==> flow/design.v <==
module tlb
(
    input  wire                      clk,
    input  wire [               18:0] s0_vppn    ,
    input  wire                       s0_va_bit12,
    input  wire [                9:0] s0_asid    ,
    output wire                       s0_found   ,
    output wire [$clog2(16)-1:0] s0_index   ,  
    output wire [               19:0] s0_ppn     ,
    output wire [                5:0] s0_ps      ,
    output wire [                1:0] s0_plv     ,
    output wire [                1:0] s0_mat     ,
    output wire                       s0_d       ,
    output wire                       s0_v       ,
    input  wire [               18:0] s1_vppn    ,
    input  wire                       s1_va_bit12,
    input  wire [                9:0] s1_asid    ,
    output wire                       s1_found   ,
    output wire [$clog2(16)-1:0] s1_index   ,
    output wire [               19:0] s1_ppn     ,
    output wire [                5:0] s1_ps      ,
    output wire [                1:0] s1_plv     ,
    output wire [                1:0] s1_mat     ,
    output wire                       s1_d       ,
    output wire                       s1_v       ,
    input  wire                      invtlb_valid,
    input  wire [               4:0] invtlb_op   ,
    input  wire                       we     ,
    input  wire [$clog2(16)-1:0] w_index,
    input  wire                       w_e    ,
    input  wire [               18:0] w_vppn ,
    input  wire [                5:0] w_ps   ,
    input  wire [                9:0] w_asid ,
    input  wire                       w_g    ,
    input  wire [               19:0] w_ppn0 ,
    input  wire [                1:0] w_plv0 ,
    input  wire [                1:0] w_mat0 ,
    input  wire                       w_d0   ,
    input  wire                       w_v0   ,
    input  wire [               19:0] w_ppn1 ,
    input  wire [                1:0] w_plv1 ,
    input  wire [                1:0] w_mat1 ,
    input  wire                       w_d1   ,
    input  wire                       w_v1   ,
    input  wire [$clog2(16)-1:0] r_index,
    output wire                       r_e    ,
    output wire [               18:0] r_vppn ,
    output wire [                5:0] r_ps   ,
    output wire [                9:0] r_asid ,
    output wire                       r_g    ,
    output wire [               19:0] r_ppn0 ,
    output wire [                1:0] r_plv0 ,
    output wire [                1:0] r_mat0 ,
    output wire                       r_d0   ,
    output wire                       r_v0   ,
    output wire [               19:0] r_ppn1 ,
    output wire [                1:0] r_plv1 ,
    output wire [                1:0] r_mat1 ,
    output wire                       r_d1   ,
    output wire                       r_v1
);
reg  [16-1:0] tlb_e                     ;
reg  [16-1:0] tlb_ps2MB                 ;  
reg  [        5:0] tlb_ps       [16-1:0];
reg  [       18:0] tlb_vppn     [16-1:0];
reg  [        9:0] tlb_asid     [16-1:0];
reg                tlb_g        [16-1:0];
reg  [       19:0] tlb_ppn0     [16-1:0];
reg  [        1:0] tlb_plv0     [16-1:0];
reg  [        1:0] tlb_mat0     [16-1:0];
reg                tlb_d0       [16-1:0];
reg                tlb_v0       [16-1:0];
reg  [       19:0] tlb_ppn1     [16-1:0];
reg  [        1:0] tlb_plv1     [16-1:0];
reg  [        1:0] tlb_mat1     [16-1:0];
reg                tlb_d1       [16-1:0];
reg                tlb_v1       [16-1:0];
wire [       15:0] match0                    ;
wire [       15:0] match1                    ;
assign match0[ 0] = (s0_vppn[18:9]==tlb_vppn[ 0][18:9])
                 && (tlb_ps2MB[ 0] || s0_vppn[8:0]==tlb_vppn[ 0][8:0])
                 && ((s0_asid==tlb_asid[ 0]) || tlb_g[ 0])
                 && tlb_e[0];
assign match0[ 1] = (s0_vppn[18:9]==tlb_vppn[ 1][18:9])
                 && (tlb_ps2MB[ 1] || s0_vppn[8:0]==tlb_vppn[ 1][8:0])
                 && ((s0_asid==tlb_asid[ 1]) || tlb_g[ 1])
                 && tlb_e[1];
assign match0[ 2] = (s0_vppn[18:9]==tlb_vppn[ 2][18:9])
                 && (tlb_ps2MB[ 2] || s0_vppn[8:0]==tlb_vppn[ 2][8:0])
                 && ((s0_asid==tlb_asid[ 2]) || tlb_g[ 2])
                 && tlb_e[2];
assign match0[ 3] = (s0_vppn[18:9]==tlb_vppn[ 3][18:9])
                 && (tlb_ps2MB[ 3] || s0_vppn[8:0]==tlb_vppn[ 3][8:0])
                 && ((s0_asid==tlb_asid[ 3]) || tlb_g[ 3])
                 && tlb_e[3];
assign match0[ 4] = (s0_vppn[18:9]==tlb_vppn[ 4][18:9])
                 && (tlb_ps2MB[ 4] || s0_vppn[8:0]==tlb_vppn[ 4][8:0])
                 && ((s0_asid==tlb_asid[ 4]) || tlb_g[ 4])
                 && tlb_e[4];
assign match0[ 5] = (s0_vppn[18:9]==tlb_vppn[ 5][18:9])
                 && (tlb_ps2MB[ 5] || s0_vppn[8:0]==tlb_vppn[ 5][8:0])
                 && ((s0_asid==tlb_asid[ 5]) || tlb_g[ 5])
                 && tlb_e[5];
assign match0[ 6] = (s0_vppn[18:9]==tlb_vppn[ 6][18:9])
                 && (tlb_ps2MB[ 6] || s0_vppn[8:0]==tlb_vppn[ 6][8:0])
                 && ((s0_asid==tlb_asid[ 6]) || tlb_g[ 6])
                 && tlb_e[6];
assign match0[ 7] = (s0_vppn[18:9]==tlb_vppn[ 7][18:9])
                 && (tlb_ps2MB[ 7] || s0_vppn[8:0]==tlb_vppn[ 7][8:0])
                 && ((s0_asid==tlb_asid[ 7]) || tlb_g[ 7])
                 && tlb_e[7];
assign match0[ 8] = (s0_vppn[18:9]==tlb_vppn[ 8][18:9])
                 && (tlb_ps2MB[ 8] || s0_vppn[8:0]==tlb_vppn[ 8][8:0])
                 && ((s0_asid==tlb_asid[ 8]) || tlb_g[ 8])
                 && tlb_e[8];
assign match0[ 9] = (s0_vppn[18:9]==tlb_vppn[ 9][18:9])
                 && (tlb_ps2MB[ 9] || s0_vppn[8:0]==tlb_vppn[ 9][8:0])
                 && ((s0_asid==tlb_asid[ 9]) || tlb_g[ 9])
                 && tlb_e[9];
assign match0[10] = (s0_vppn[18:9]==tlb_vppn[10][18:9])
                 && (tlb_ps2MB[10] || s0_vppn[8:0]==tlb_vppn[10][8:0])
                 && ((s0_asid==tlb_asid[10]) || tlb_g[10])
                 && tlb_e[10];
assign match0[11] = (s0_vppn[18:9]==tlb_vppn[11][18:9])
                 && (tlb_ps2MB[11] || s0_vppn[8:0]==tlb_vppn[11][8:0])
                 && ((s0_asid==tlb_asid[11]) || tlb_g[11])
                 && tlb_e[11];
assign match0[12] = (s0_vppn[18:9]==tlb_vppn[12][18:9])
                 && (tlb_ps2MB[12] || s0_vppn[8:0]==tlb_vppn[12][8:0])
                 && ((s0_asid==tlb_asid[12]) || tlb_g[12])
                 && tlb_e[12];
assign match0[13] = (s0_vppn[18:9]==tlb_vppn[13][18:9])
                 && (tlb_ps2MB[13] || s0_vppn[8:0]==tlb_vppn[13][8:0])
                 && ((s0_asid==tlb_asid[13]) || tlb_g[13])
                 && tlb_e[13];
assign match0[14] = (s0_vppn[18:9]==tlb_vppn[14][18:9])
                 && (tlb_ps2MB[14] || s0_vppn[8:0]==tlb_vppn[14][8:0])
                 && ((s0_asid==tlb_asid[14]) || tlb_g[14])
                 && tlb_e[14];
assign match0[15] = (s0_vppn[18:9]==tlb_vppn[15][18:9])
                 && (tlb_ps2MB[15] || s0_vppn[8:0]==tlb_vppn[15][8:0])
                 && ((s0_asid==tlb_asid[15]) || tlb_g[15])
                 && tlb_e[15];
assign match1[ 0] = (s1_vppn[18:9]==tlb_vppn[ 0][18:9])
                 && (tlb_ps2MB[ 0] || s1_vppn[8:0]==tlb_vppn[ 0][8:0])
                 && ((s1_asid==tlb_asid[ 0]) || tlb_g[ 0])
                 && tlb_e[0];
assign match1[ 1] = (s1_vppn[18:9]==tlb_vppn[ 1][18:9])
                 && (tlb_ps2MB[ 1] || s1_vppn[8:0]==tlb_vppn[ 1][8:0])
                 && ((s1_asid==tlb_asid[ 1]) || tlb_g[ 1])
                 && tlb_e[1];
assign match1[ 2] = (s1_vppn[18:9]==tlb_vppn[ 2][18:9])
                 && (tlb_ps2MB[ 2] || s1_vppn[8:0]==tlb_vppn[ 2][8:0])
                 && ((s1_asid==tlb_asid[ 2]) || tlb_g[ 2])
                 && tlb_e[2];
assign match1[ 3] = (s1_vppn[18:9]==tlb_vppn[ 3][18:9])
                 && (tlb_ps2MB[ 3] || s1_vppn[8:0]==tlb_vppn[ 3][8:0])
                 && ((s1_asid==tlb_asid[ 3]) || tlb_g[ 3])
                 && tlb_e[3];
assign match1[ 4] = (s1_vppn[18:9]==tlb_vppn[ 4][18:9])
                 && (tlb_ps2MB[ 4] || s1_vppn[8:0]==tlb_vppn[ 4][8:0])
                 && ((s1_asid==tlb_asid[ 4]) || tlb_g[ 4])
                 && tlb_e[4];
assign match1[ 5] = (s1_vppn[18:9]==tlb_vppn[ 5][18:9])
                 && (tlb_ps2MB[ 5] || s1_vppn[8:0]==tlb_vppn[ 5][8:0])
                 && ((s1_asid==tlb_asid[ 5]) || tlb_g[ 5])
                 && tlb_e[5];
assign match1[ 6] = (s1_vppn[18:9]==tlb_vppn[ 6][18:9])
                 && (tlb_ps2MB[ 6] || s1_vppn[8:0]==tlb_vppn[ 6][8:0])
                 && ((s1_asid==tlb_asid[ 6]) || tlb_g[ 6])
                 && tlb_e[6];
assign match1[ 7] = (s1_vppn[18:9]==tlb_vppn[ 7][18:9])
                 && (tlb_ps2MB[ 7] || s1_vppn[8:0]==tlb_vppn[ 7][8:0])
                 && ((s1_asid==tlb_asid[ 7]) || tlb_g[ 7])
                 && tlb_e[7];
assign match1[ 8] = (s1_vppn[18:9]==tlb_vppn[ 8][18:9])
                 && (tlb_ps2MB[ 8] || s1_vppn[8:0]==tlb_vppn[ 8][8:0])
                 && ((s1_asid==tlb_asid[ 8]) || tlb_g[ 8])
                 && tlb_e[8];
assign match1[ 9] = (s1_vppn[18:9]==tlb_vppn[ 9][18:9])
                 && (tlb_ps2MB[ 9] || s1_vppn[8:0]==tlb_vppn[ 9][8:0])
                 && ((s1_asid==tlb_asid[ 9]) || tlb_g[ 9])
                 && tlb_e[9];
assign match1[10] = (s1_vppn[18:9]==tlb_vppn[10][18:9])
                 && (tlb_ps2MB[10] || s1_vppn[8:0]==tlb_vppn[10][8:0])
                 && ((s1_asid==tlb_asid[10]) || tlb_g[10])
                 && tlb_e[10];
assign match1[11] = (s1_vppn[18:9]==tlb_vppn[11][18:9])
                 && (tlb_ps2MB[11] || s1_vppn[8:0]==tlb_vppn[11][8:0])
                 && ((s1_asid==tlb_asid[11]) || tlb_g[11])
                 && tlb_e[11];
assign match1[12] = (s1_vppn[18:9]==tlb_vppn[12][18:9])
                 && (tlb_ps2MB[12] || s1_vppn[8:0]==tlb_vppn[12][8:0])
                 && ((s1_asid==tlb_asid[12]) || tlb_g[12])
                 && tlb_e[12];
assign match1[13] = (s1_vppn[18:9]==tlb_vppn[13][18:9])
                 && (tlb_ps2MB[13] || s1_vppn[8:0]==tlb_vppn[13][8:0])
                 && ((s1_asid==tlb_asid[13]) || tlb_g[13])
                 && tlb_e[13];
assign match1[14] = (s1_vppn[18:9]==tlb_vppn[14][18:9])
                 && (tlb_ps2MB[14] || s1_vppn[8:0]==tlb_vppn[14][8:0])
                 && ((s1_asid==tlb_asid[14]) || tlb_g[14])
                 && tlb_e[14];
assign match1[15] = (s1_vppn[18:9]==tlb_vppn[15][18:9])
                 && (tlb_ps2MB[15] || s1_vppn[8:0]==tlb_vppn[15][8:0])
                 && ((s1_asid==tlb_asid[15]) || tlb_g[15])
                 && tlb_e[15];
assign s0_found     = match0[ 0] | match0[ 1] | match0[ 2] | match0[ 3]
                    | match0[ 4] | match0[ 5] | match0[ 6] | match0[ 7]
                    | match0[ 8] | match0[ 9] | match0[10] | match0[11]
                    | match0[12] | match0[13] | match0[14] | match0[15];
assign s0_index     = s0_found ? (match0[ 0] ? 4'h0 : (match0[ 1] ? 4'h1 : (
                                  match0[ 2] ? 4'h2 : (match0[ 3] ? 4'h3 : (
                                  match0[ 4] ? 4'h4 : (match0[ 5] ? 4'h5 : (
                                  match0[ 6] ? 4'h6 : (match0[ 7] ? 4'h7 : (
                                  match0[ 8] ? 4'h8 : (match0[ 9] ? 4'h9 : (
                                  match0[10] ? 4'ha : (match0[11] ? 4'hb : (
                                  match0[12] ? 4'hc : (match0[13] ? 4'hd : (
                                  match0[14] ? 4'he : (match0[15] ? 4'hf : 4'hx
                                  )))))))))))))))) : 4'hx;
wire even_or_odd0 = tlb_ps2MB[s0_index] ? s0_vppn[8] : s0_va_bit12;
assign s0_ppn		= s0_found ? (even_or_odd0 ? tlb_ppn1[s0_index] : tlb_ppn0[s0_index])
 :
								 20'hxxx;
assign s0_ps        =   tlb_ps[s0_index]  ;
assign s0_plv       =   even_or_odd0 ? tlb_plv1[s0_index] : tlb_plv0[s0_index];
assign s0_mat       =   even_or_odd0 ? tlb_mat1[s0_index] : tlb_mat0[s0_index];
assign s0_d         =   even_or_odd0 ? tlb_d1[s0_index] : tlb_d0[s0_index];
assign s0_v         =   even_or_odd0 ? tlb_v1[s0_index] : tlb_v0[s0_index];
assign s1_found     = match1[ 0] | match1[ 1] | match1[ 2] | match1[ 3]
                    | match1[ 4] | match1[ 5] | match1[ 6] | match1[ 7]
                    | match1[ 8] | match1[ 9] | match1[10] | match1[11]
                    | match1[12] | match1[13] | match1[14] | match1[15];
assign s1_index     = s1_found ? (match1[ 0] ? 4'h0 : (match1[ 1] ? 4'h1 : (
                                  match1[ 2] ? 4'h2 : (match1[ 3] ? 4'h3 : (
                                  match1[ 4] ? 4'h4 : (match1[ 5] ? 4'h5 : (
                                  match1[ 6] ? 4'h6 : (match1[ 7] ? 4'h7 : (
                                  match1[ 8] ? 4'h8 : (match1[ 9] ? 4'h9 : (
                                  match1[10] ? 4'ha : (match1[11] ? 4'hb : (
                                  match1[12] ? 4'hc : (match1[13] ? 4'hd : (
                                  match1[14] ? 4'he : (match1[15] ? 4'hf : 4'hx
                                  )))))))))))))))) : 4'hx;
wire even_or_odd1 = tlb_ps2MB[s1_index] ? s1_vppn[8] : s1_va_bit12;
assign s1_ppn		= s1_found ? (even_or_odd1 ? tlb_ppn1[s1_index] : tlb_ppn0[s1_index])
 :
								 20'hxxx;
assign s1_ps        =   tlb_ps[s1_index]  ;
assign s1_plv       =   even_or_odd1 ? tlb_plv1[s1_index] : tlb_plv0[s1_index];
assign s1_mat       =   even_or_odd1 ? tlb_mat1[s1_index] : tlb_mat0[s1_index];
assign s1_d         =   even_or_odd1 ? tlb_d1[s1_index] : tlb_d0[s1_index];
assign s1_v         =   even_or_odd1 ? tlb_v1[s1_index] : tlb_v0[s1_index];
integer i;
always @(posedge clk) begin
    if(invtlb_valid) begin
        if(invtlb_op == 5'b00000||invtlb_op == 5'b00001) begin
            for(i = 0; i < 16; i = i+1) begin
                tlb_e[i] <= 1'b0;
            end
        end
        else if(invtlb_op == 5'b00010) begin
            for(i = 0; i < 16; i = i+1) begin
                if(tlb_g[i] == 1'b1) begin
                    tlb_e[i] <= 1'b0;
                end
            end
        end
        else if(invtlb_op == 5'b00011) begin
            for(i = 0; i < 16; i = i+1) begin
                if(tlb_g[i]==1'b0) begin
                    tlb_e[i] <= 1'b0;
                end
            end
        end
        else if(invtlb_op == 5'b00100) begin
            for(i = 0; i < 16; i = i+1) begin
                if(tlb_g[i]==1'b0 && tlb_asid[i]==s1_asid) begin
                    tlb_e[i] <= 1'b0;
                end
            end
        end
        else if(invtlb_op == 5'b00101) begin
            for(i = 0; i < 16; i = i+1) begin
                if(tlb_g[i]==1'b0 && tlb_asid[i]==s1_asid && tlb_vppn[i][18:9]==s1_vppn[18:9] && (tlb_ps2MB[i] || s1_vppn[8:0] == tlb_vppn[i][8:0])) begin
                    tlb_e[i] <= 1'b0;
                end
            end
        end
        else if(invtlb_op == 5'b00110) begin
            for(i = 0; i < 16; i = i+1) begin
                if((tlb_g[i]==1'b1 || tlb_asid[i]==s1_asid) && tlb_vppn[i][18:9]==s1_vppn[18:9] && (tlb_ps2MB[i] || s1_vppn[8:0] == tlb_vppn[i][8:0])) begin
                    tlb_e[i] <= 1'b0;
                end
            end
        end
    end
    if(we) begin
        tlb_e[w_index]       <= w_e                    ;
        tlb_ps[w_index]      <= w_ps                   ;
        tlb_ps2MB[w_index]   <= (w_ps == 6'h15) ? 1 : 0; 
        tlb_vppn[w_index]    <= w_vppn                 ;
        tlb_asid[w_index]    <= w_asid                 ;
        tlb_g[w_index]       <= w_g                    ;
        tlb_ppn0[w_index]    <= w_ppn0                 ;
        tlb_plv0[w_index]    <= w_plv0                 ;
        tlb_mat0[w_index]    <= w_mat0                 ;
        tlb_d0[w_index]      <= w_d0                   ;
        tlb_v0[w_index]      <= w_v0                   ;
        tlb_ppn1[w_index]    <= w_ppn1                 ;
        tlb_plv1[w_index]    <= w_plv1                 ;
        tlb_mat1[w_index]    <= w_mat1                 ;
        tlb_d1[w_index]      <= w_d1                   ;
        tlb_v1[w_index]      <= w_v1                   ;
    end
end
assign r_e      = tlb_e[r_index]   ;
assign r_vppn   = tlb_vppn[r_index];
assign r_ps     = tlb_ps[r_index]  ;
assign r_asid   = tlb_asid[r_index];
assign r_g      = tlb_g[r_index]   ;
assign r_ppn0   = tlb_ppn0[r_index];
assign r_plv0   = tlb_plv0[r_index];
assign r_mat0   = tlb_mat0[r_index];
assign r_d0     = tlb_d0[r_index]  ;
assign r_v0     = tlb_v0[r_index]  ;
assign r_ppn1   = tlb_ppn1[r_index];
assign r_plv1   = tlb_plv1[r_index];
assign r_mat1   = tlb_mat1[r_index];
assign r_d1     = tlb_d1[r_index]  ;
assign r_v1     = tlb_v1[r_index]  ;
endmodule
==> Step by step through the tools: tlb <==
Tool output for the design above, in the order of the flow.
Line numbers count from 1 in the design file above.
{ "setup": {"top": "tlb", "clk_port": "clk", "lib": "sky130hd", "corner": "tt_025C_1v80"} }

==> Word level <==
Yosys after proc, flatten, opt, wreduce and memory -nomap, before mapping. Enables and synchronous resets that opt folds into registers are not counted as muxes. Memory bits, and registers merged into a memory's read port (data or address), are not among the register bits. Print and check cells are not counted.
Memory sizes are those after Yosys's memory passes, which may raise the word count (mostly to a power of two), join words into wider ones and drop unused or constant bits.
{ "bits": {"mem_bits_rw": 1408, "memories": 14, "in_bits": 165, "ff_bits": 32, "out_inout_bits": 163, "elab_cells": 712} }
{ "memory_table": {"columns": ["name", "words", "word_bits", "line_no", "text"], "rows": [
  ["tlb_ppn0", 16, 20, 68, "reg  [       19:0] tlb_ppn0     [16-1:0];"],
  ["tlb_ppn1", 16, 20, 73, "reg  [       19:0] tlb_ppn1     [16-1:0];"],
  ["tlb_vppn", 16, 19, 65, "reg  [       18:0] tlb_vppn     [16-1:0];"],
  ["tlb_asid", 16, 10, 66, "reg  [        9:0] tlb_asid     [16-1:0];"],
  ["tlb_ps", 16, 6, 64, "reg  [        5:0] tlb_ps       [16-1:0];"],
  ["tlb_mat0", 16, 2, 70, "reg  [        1:0] tlb_mat0     [16-1:0];"]
]} }
Memories not listed: 8.
{ "classes": {"n_shift": 7, "n_reduce_logical": 258, "addsub": 1, "n_mux": 243, "bitwise": 52, "eq_ne": 135} }
{ "ops": {"columns": ["op", "n"], "rows": [
  ["== test 10 bit", 96],
  ["== test 9 bit", 32],
  ["2-to-1 mux 1 bit", 189],
  ["logical AND 1 bit", 176],
  ["2-to-1 mux 4 bit", 35],
  ["2-to-1 mux 20 bit", 6],
  ["logical OR 1 bit", 81],
  ["variable part select 16 x 4 -> 1 bit", 3],
  ["variable shift 1 x 5 -> 16 bit", 2],
  ["variable shift 1 x 5 -> 16 bit with constant A", 2],
  ["bitwise AND 16 bit", 2],
  ["OR 16 bit", 2],
  ["NOT 16 bit", 2],
  ["2-to-1 mux 16 bit", 2],
  ["OR 1 bit", 30],
  ["2-to-1 mux 19 bit", 1],
  ["NOT 1 bit", 16],
  ["2-to-1 mux 2 bit", 8],
  ["== test 5 x 3 -> 1 bit with constant B", 3],
  ["== test 5 x 2 -> 1 bit with constant B", 2],
  ["2-to-1 mux 10 bit", 1],
  ["== test 6 x 5 -> 1 bit with constant B", 1],
  ["2-to-1 mux 6 bit", 1],
  ["negator 4 -> 5 bit", 1],
  ["== test 5 x 1 -> 1 bit with constant B", 1],
  ["logical NOT 5 bit", 1]
]} }

==> Longest topological paths <==
Yosys ltp: most cells in a row. Word level: on the elaborated netlist, between registers, memories and ports. Mapped: between sequential cells and ports; inverters and the memories' decode and read muxes count.
{ "depth": {"depth_word": 26, "ABC_AREA": 0, "ltp_mapped": 19, "ltp_nobuf": 14} }

==> Synthesis result <==
Yosys stat after the flow's synthesis: flattened, memories mapped to cells. It holds for the ABC_AREA given above (unset counts as 0); a run with the other value may have another netlist.
The area totals of this step are shown rounded.
{ "types": {"columns": ["cell_type", "n", "type_area_um2"], "rows": [
  ["sky130_fd_sc_hd__edfxtp_1", 1424, 4.28E+04],
  ["sky130_fd_sc_hd__mux4_2", 445, 1E+04],
  ["sky130_fd_sc_hd__mux2i_1", 923, 9.24E+03],
  ["sky130_fd_sc_hd__xor2_1", 590, 5.17E+03],
  ["sky130_fd_sc_hd__xnor2_1", 340, 2.98E+03],
  ["sky130_fd_sc_hd__nand2_1", 551, 2.07E+03],
  ["sky130_fd_sc_hd__o21ai_0", 306, 1.53E+03],
  ["sky130_fd_sc_hd__mux2_2", 101, 1.14E+03],
  ["sky130_fd_sc_hd__nor4_1", 150, 938.4],
  ["sky130_fd_sc_hd__buf_2", 181, 905.869],
  ["sky130_fd_sc_hd__a211oi_1", 117, 878.342],
  ["sky130_fd_sc_hd__clkbuf_1", 229, 859.574],
  ["sky130_fd_sc_hd__and3_1", 95, 594.32],
  ["sky130_fd_sc_hd__nand4_1", 86, 538.016],
  ["sky130_fd_sc_hd__nor3_1", 101, 505.485],
  ["sky130_fd_sc_hd__a41oi_1", 53, 464.195],
  ["sky130_fd_sc_hd__nor2_1", 123, 461.693],
  ["sky130_fd_sc_hd__o22ai_1", 66, 412.896]
]} }
Other cell types: 60; their cells: 504.
{ "synth_totals": {"ff_cells": 1440, "synth_area_um2": 85100, "mapped_cells": 6385, "sequential_area_um2": 43080, "buffers": 493} }

==> Worst setup path after synthesis <==
OpenSTA on the mapped netlist: ideal clock, no wires. The path of least setup slack (recovery checks aside). Input and output delay are each 20% of the period. Register names are those of the netlist, which keeps one name where synthesis merged equal registers.
{ "synth_path": {"kind": "input -> register", "startpoint": "input w_index[0]", "endpoint": "memory tlb_asid[0][0]", "path_buffers": 2, "setup_ps": 647, "input_delay_ps": 2000, "period_ps": 10000, "arrival_time_ps": 8946, "t_first_pin_ps": 2000, "stages": 6, "slack_ps": 407, "delay_ps": 7593, "required_ps": 9353, "period_less_setup_slack_ps": 9593} }
"delay_ps" is the arrival time less input delay plus setup time.
"stages": output pins that drive a net of the path, with the launching flip-flop's if there is one; two outputs of one cell count as two.
"period_less_setup_slack_ps" is the clock period less the worst setup slack; recovery checks do not enter. This is arithmetic on one report: input and output delays are still those of the set period (20% each).
The rows between start and end are the longest chain of elaborated cells between them; the timing report does not say that the signal goes this way. Where chains are equally long, one stands for them.
Each line given opens the expression or statement behind the cell; cells for indexed reads and writes are added by Yosys, which also makes memories of some case tables.
{ "synth_between": {"cell_sequence": "sky130_fd_sc_hd__clkbuf_1 sky130_fd_sc_hd__inv_1 sky130_fd_sc_hd__ha_1 sky130_fd_sc_hd__clkbuf_1 sky130_fd_sc_hd__nand2_1 sky130_fd_sc_hd__nor3_1", "elab_chain_cells": 1, "cone_cells": 1, "lines_between": 1, "cone_classes": "mux: 1"} }
{ "synth_rtl": {"columns": ["item", "line_no", "text"], "rows": [
  ["from (decl)", 29, "input  wire [$clog2(16)-1:0] w_index,"],
  ["2-to-1 mux 4 bit", 296, "if(we) begin"],
  ["to (decl)", 66, "reg  [        9:0] tlb_asid     [16-1:0];"]
]} }

==> Timing after layout <==
From the final timing report of record 1: the path of least setup slack in the routed layout; clock arrival at registers is part of the times.
The report prints the path's times to 10 ps; the period is as set.
{ "layout_path": {"kind": "register -> output", "startpoint": "memory tlb_vppn[4][9]", "endpoint": "output s0_d", "period_ps": 5930, "required_ps": 4740, "path_buffers": 7, "arrival_time_ps": 6690, "stages": 21, "t_first_pin_ps": 860, "output_delay_ps": 1190, "slack_ps": -1950} }
{ "layout_between": {"cell_sequence": "sky130_fd_sc_hd__edfxtp_1 sky130_fd_sc_hd__buf_6 sky130_fd_sc_hd__xor2_2 sky130_fd_sc_hd__nor4_2 sky130_fd_sc_hd__nand4_1 sky130_fd_sc_hd__nor4_4 sky130_fd_sc_hd__buf_4 sky130_fd_sc_hd__nor2b_4 sky130_fd_sc_hd__o41ai_4 sky130_fd_sc_hd__nand2_8 sky130_fd_sc_hd__buf_4 sky130_fd_sc_hd__mux2i_1 sky130_fd_sc_hd__o22ai_1 sky130_fd_sc_hd__a31oi_1 sky130_fd_sc_hd__a21boi_4 sky130_fd_sc_hd__mux2i_4 sky130_fd_sc_hd__buf_12 sky130_fd_sc_hd__buf_12 sky130_fd_sc_hd__buf_12 sky130_fd_sc_hd__mux2i_4 sky130_fd_sc_hd__buf_2"} }
{ "layout_rtl": {"columns": ["item", "line_no", "text"], "rows": [
  ["from (decl)", 65, "reg  [       18:0] tlb_vppn     [16-1:0];"],
  ["to (decl)", 13, "output wire                       s0_d       ,"]
]} }
No chain of elaborated cells between the ends is given.

Appendix: measured runs

Measured data: module tlb, platform sky130hd, 3 stored runs of the flow under differing settings, order arbitrary. Input and output delays are each 20% of the period that was set; the output load is 0.01 pF.
"timing.achieved_period_ps" = clock period - worst setup slack. The figure is calculated, with input and output delays left at 20% of the set period.
"worst_path_time_ps" is the time allowed to the run's worst setup path (the clock period less input and output delay, where it has them) less its slack. Clock arrival times count: a late capture clock shortens it, a late launch clock lengthens it.
"worst_path_time_ps" is given in steps of 10 ps.
Values from the reports are rounded here.

Record 1
==> flow/run.sh <==
#!/bin/bash
# the make line also repeats the synthesis and layout settings of config.mk as NAME=value (left out here)
make -C /OpenROAD-flow-scripts/flow DESIGN_CONFIG=/design/flow/config.mk WORK_HOME=/design/flow/orfs CLKGATE_MAP_FILE= finish
==> flow/config.mk <==
export PLATFORM = sky130hd
export DESIGN_NAME = tlb
export DESIGN_NICKNAME = tlb
export VERILOG_FILES = /design/flow/design.v
export SDC_FILE = /design/flow/constraint.sdc
export NUM_CORES = 4
export LEC_CHECK = 0
export CAP_MARGIN = 35
export CELL_PAD_IN_SITES_DETAIL_PLACEMENT = 2
export CELL_PAD_IN_SITES_GLOBAL_PLACEMENT = 1
export CORE_ASPECT_RATIO = 1.18
export CORE_MARGIN = 2
export CORE_UTILIZATION = 37
export GPL_ROUTABILITY_DRIVEN = 0
export PLACE_DENSITY_LB_ADDON = 0.17
export SLEW_MARGIN = 20
export TNS_END_PERCENT = 45
==> flow/constraint.sdc <==
create_clock -name core_clock -period 5.93 [get_ports {clk}]
set_input_delay 1.1860 -clock core_clock [delete_from_list [all_inputs] [get_ports {clk}]]
set_output_delay 1.1860 -clock core_clock [all_outputs]
set_load 0.01 [all_outputs]

==> results of record 1, as JSON <==
{
  "die_footprint_um2": 233900,
  "timing.achieved_period_ps": 7877,
  "finalCellArea_um2": 115300,
  "final_setup_tns_ps": -108300,
  "worst_path_time_ps": 6690,
  "worst_path_kind": "register -> output",
  "fin_util_pct": 50.3,
  "ys_area_um2": 85100,
  "worstSetupSlack_ps": -1947
}

Record 2
==> flow/run.sh <==
#!/bin/bash
# the make line also repeats the synthesis and layout settings of config.mk as NAME=value (left out here)
make -C /OpenROAD-flow-scripts/flow DESIGN_CONFIG=/design/flow/config.mk WORK_HOME=/design/flow/orfs CLKGATE_MAP_FILE= finish
==> flow/config.mk <==
export PLATFORM = sky130hd
export DESIGN_NAME = tlb
export DESIGN_NICKNAME = tlb
export VERILOG_FILES = /design/flow/design.v
export SDC_FILE = /design/flow/constraint.sdc
export NUM_CORES = 4
export LEC_CHECK = 0
export CAP_MARGIN = 20
export CORE_MARGIN = 2
export CORE_UTILIZATION = 40
export SETUP_SLACK_MARGIN = -0.91
export SLEW_MARGIN = 20
==> flow/constraint.sdc <==
create_clock -name core_clock -period 9.89 [get_ports {clk}]
set_input_delay 1.9780 -clock core_clock [delete_from_list [all_inputs] [get_ports {clk}]]
set_output_delay 1.9780 -clock core_clock [all_outputs]
set_load 0.01 [all_outputs]

==> results of record 2, as JSON <==
{
  "worst_path_time_ps": 6370,
  "worst_path_kind": "input -> output",
  "die_footprint_um2": 216400,
  "final_setup_tns_ps": -2531,
  "ys_area_um2": 85100,
  "worstSetupSlack_ps": -439,
  "fin_util_pct": 47.4,
  "finalCellArea_um2": 100300,
  "timing.achieved_period_ps": 10329
}

Record 3
==> flow/run.sh <==
#!/bin/bash
# the make line also repeats the synthesis and layout settings of config.mk as NAME=value (left out here)
make -C /OpenROAD-flow-scripts/flow DESIGN_CONFIG=/design/flow/config.mk WORK_HOME=/design/flow/orfs CLKGATE_MAP_FILE= finish
==> flow/config.mk <==
export PLATFORM = sky130hd
export DESIGN_NAME = tlb
export DESIGN_NICKNAME = tlb
export VERILOG_FILES = /design/flow/design.v
export SDC_FILE = /design/flow/constraint.sdc
export NUM_CORES = 4
export LEC_CHECK = 0
export CAP_MARGIN = 5
export CORE_MARGIN = 2
export CORE_UTILIZATION = 40
export MAX_ROUTING_LAYER = met4
export SLEW_MARGIN = 20
==> flow/constraint.sdc <==
create_clock -name core_clock -period 10.0 [get_ports {clk}]
set_input_delay 2.0000 -clock core_clock [delete_from_list [all_inputs] [get_ports {clk}]]
set_output_delay 2.0000 -clock core_clock [all_outputs]
set_load 0.01 [all_outputs]

==> results of record 3, as JSON <==
{
  "finalCellArea_um2": 100100,
  "die_footprint_um2": 216400,
  "ys_area_um2": 85100,
  "worstSetupSlack_ps": 1,
  "timing.achieved_period_ps": 9999,
  "final_setup_tns_ps": 0,
  "worst_path_time_ps": 6000,
  "worst_path_kind": "input -> output",
  "fin_util_pct": 47.2
}
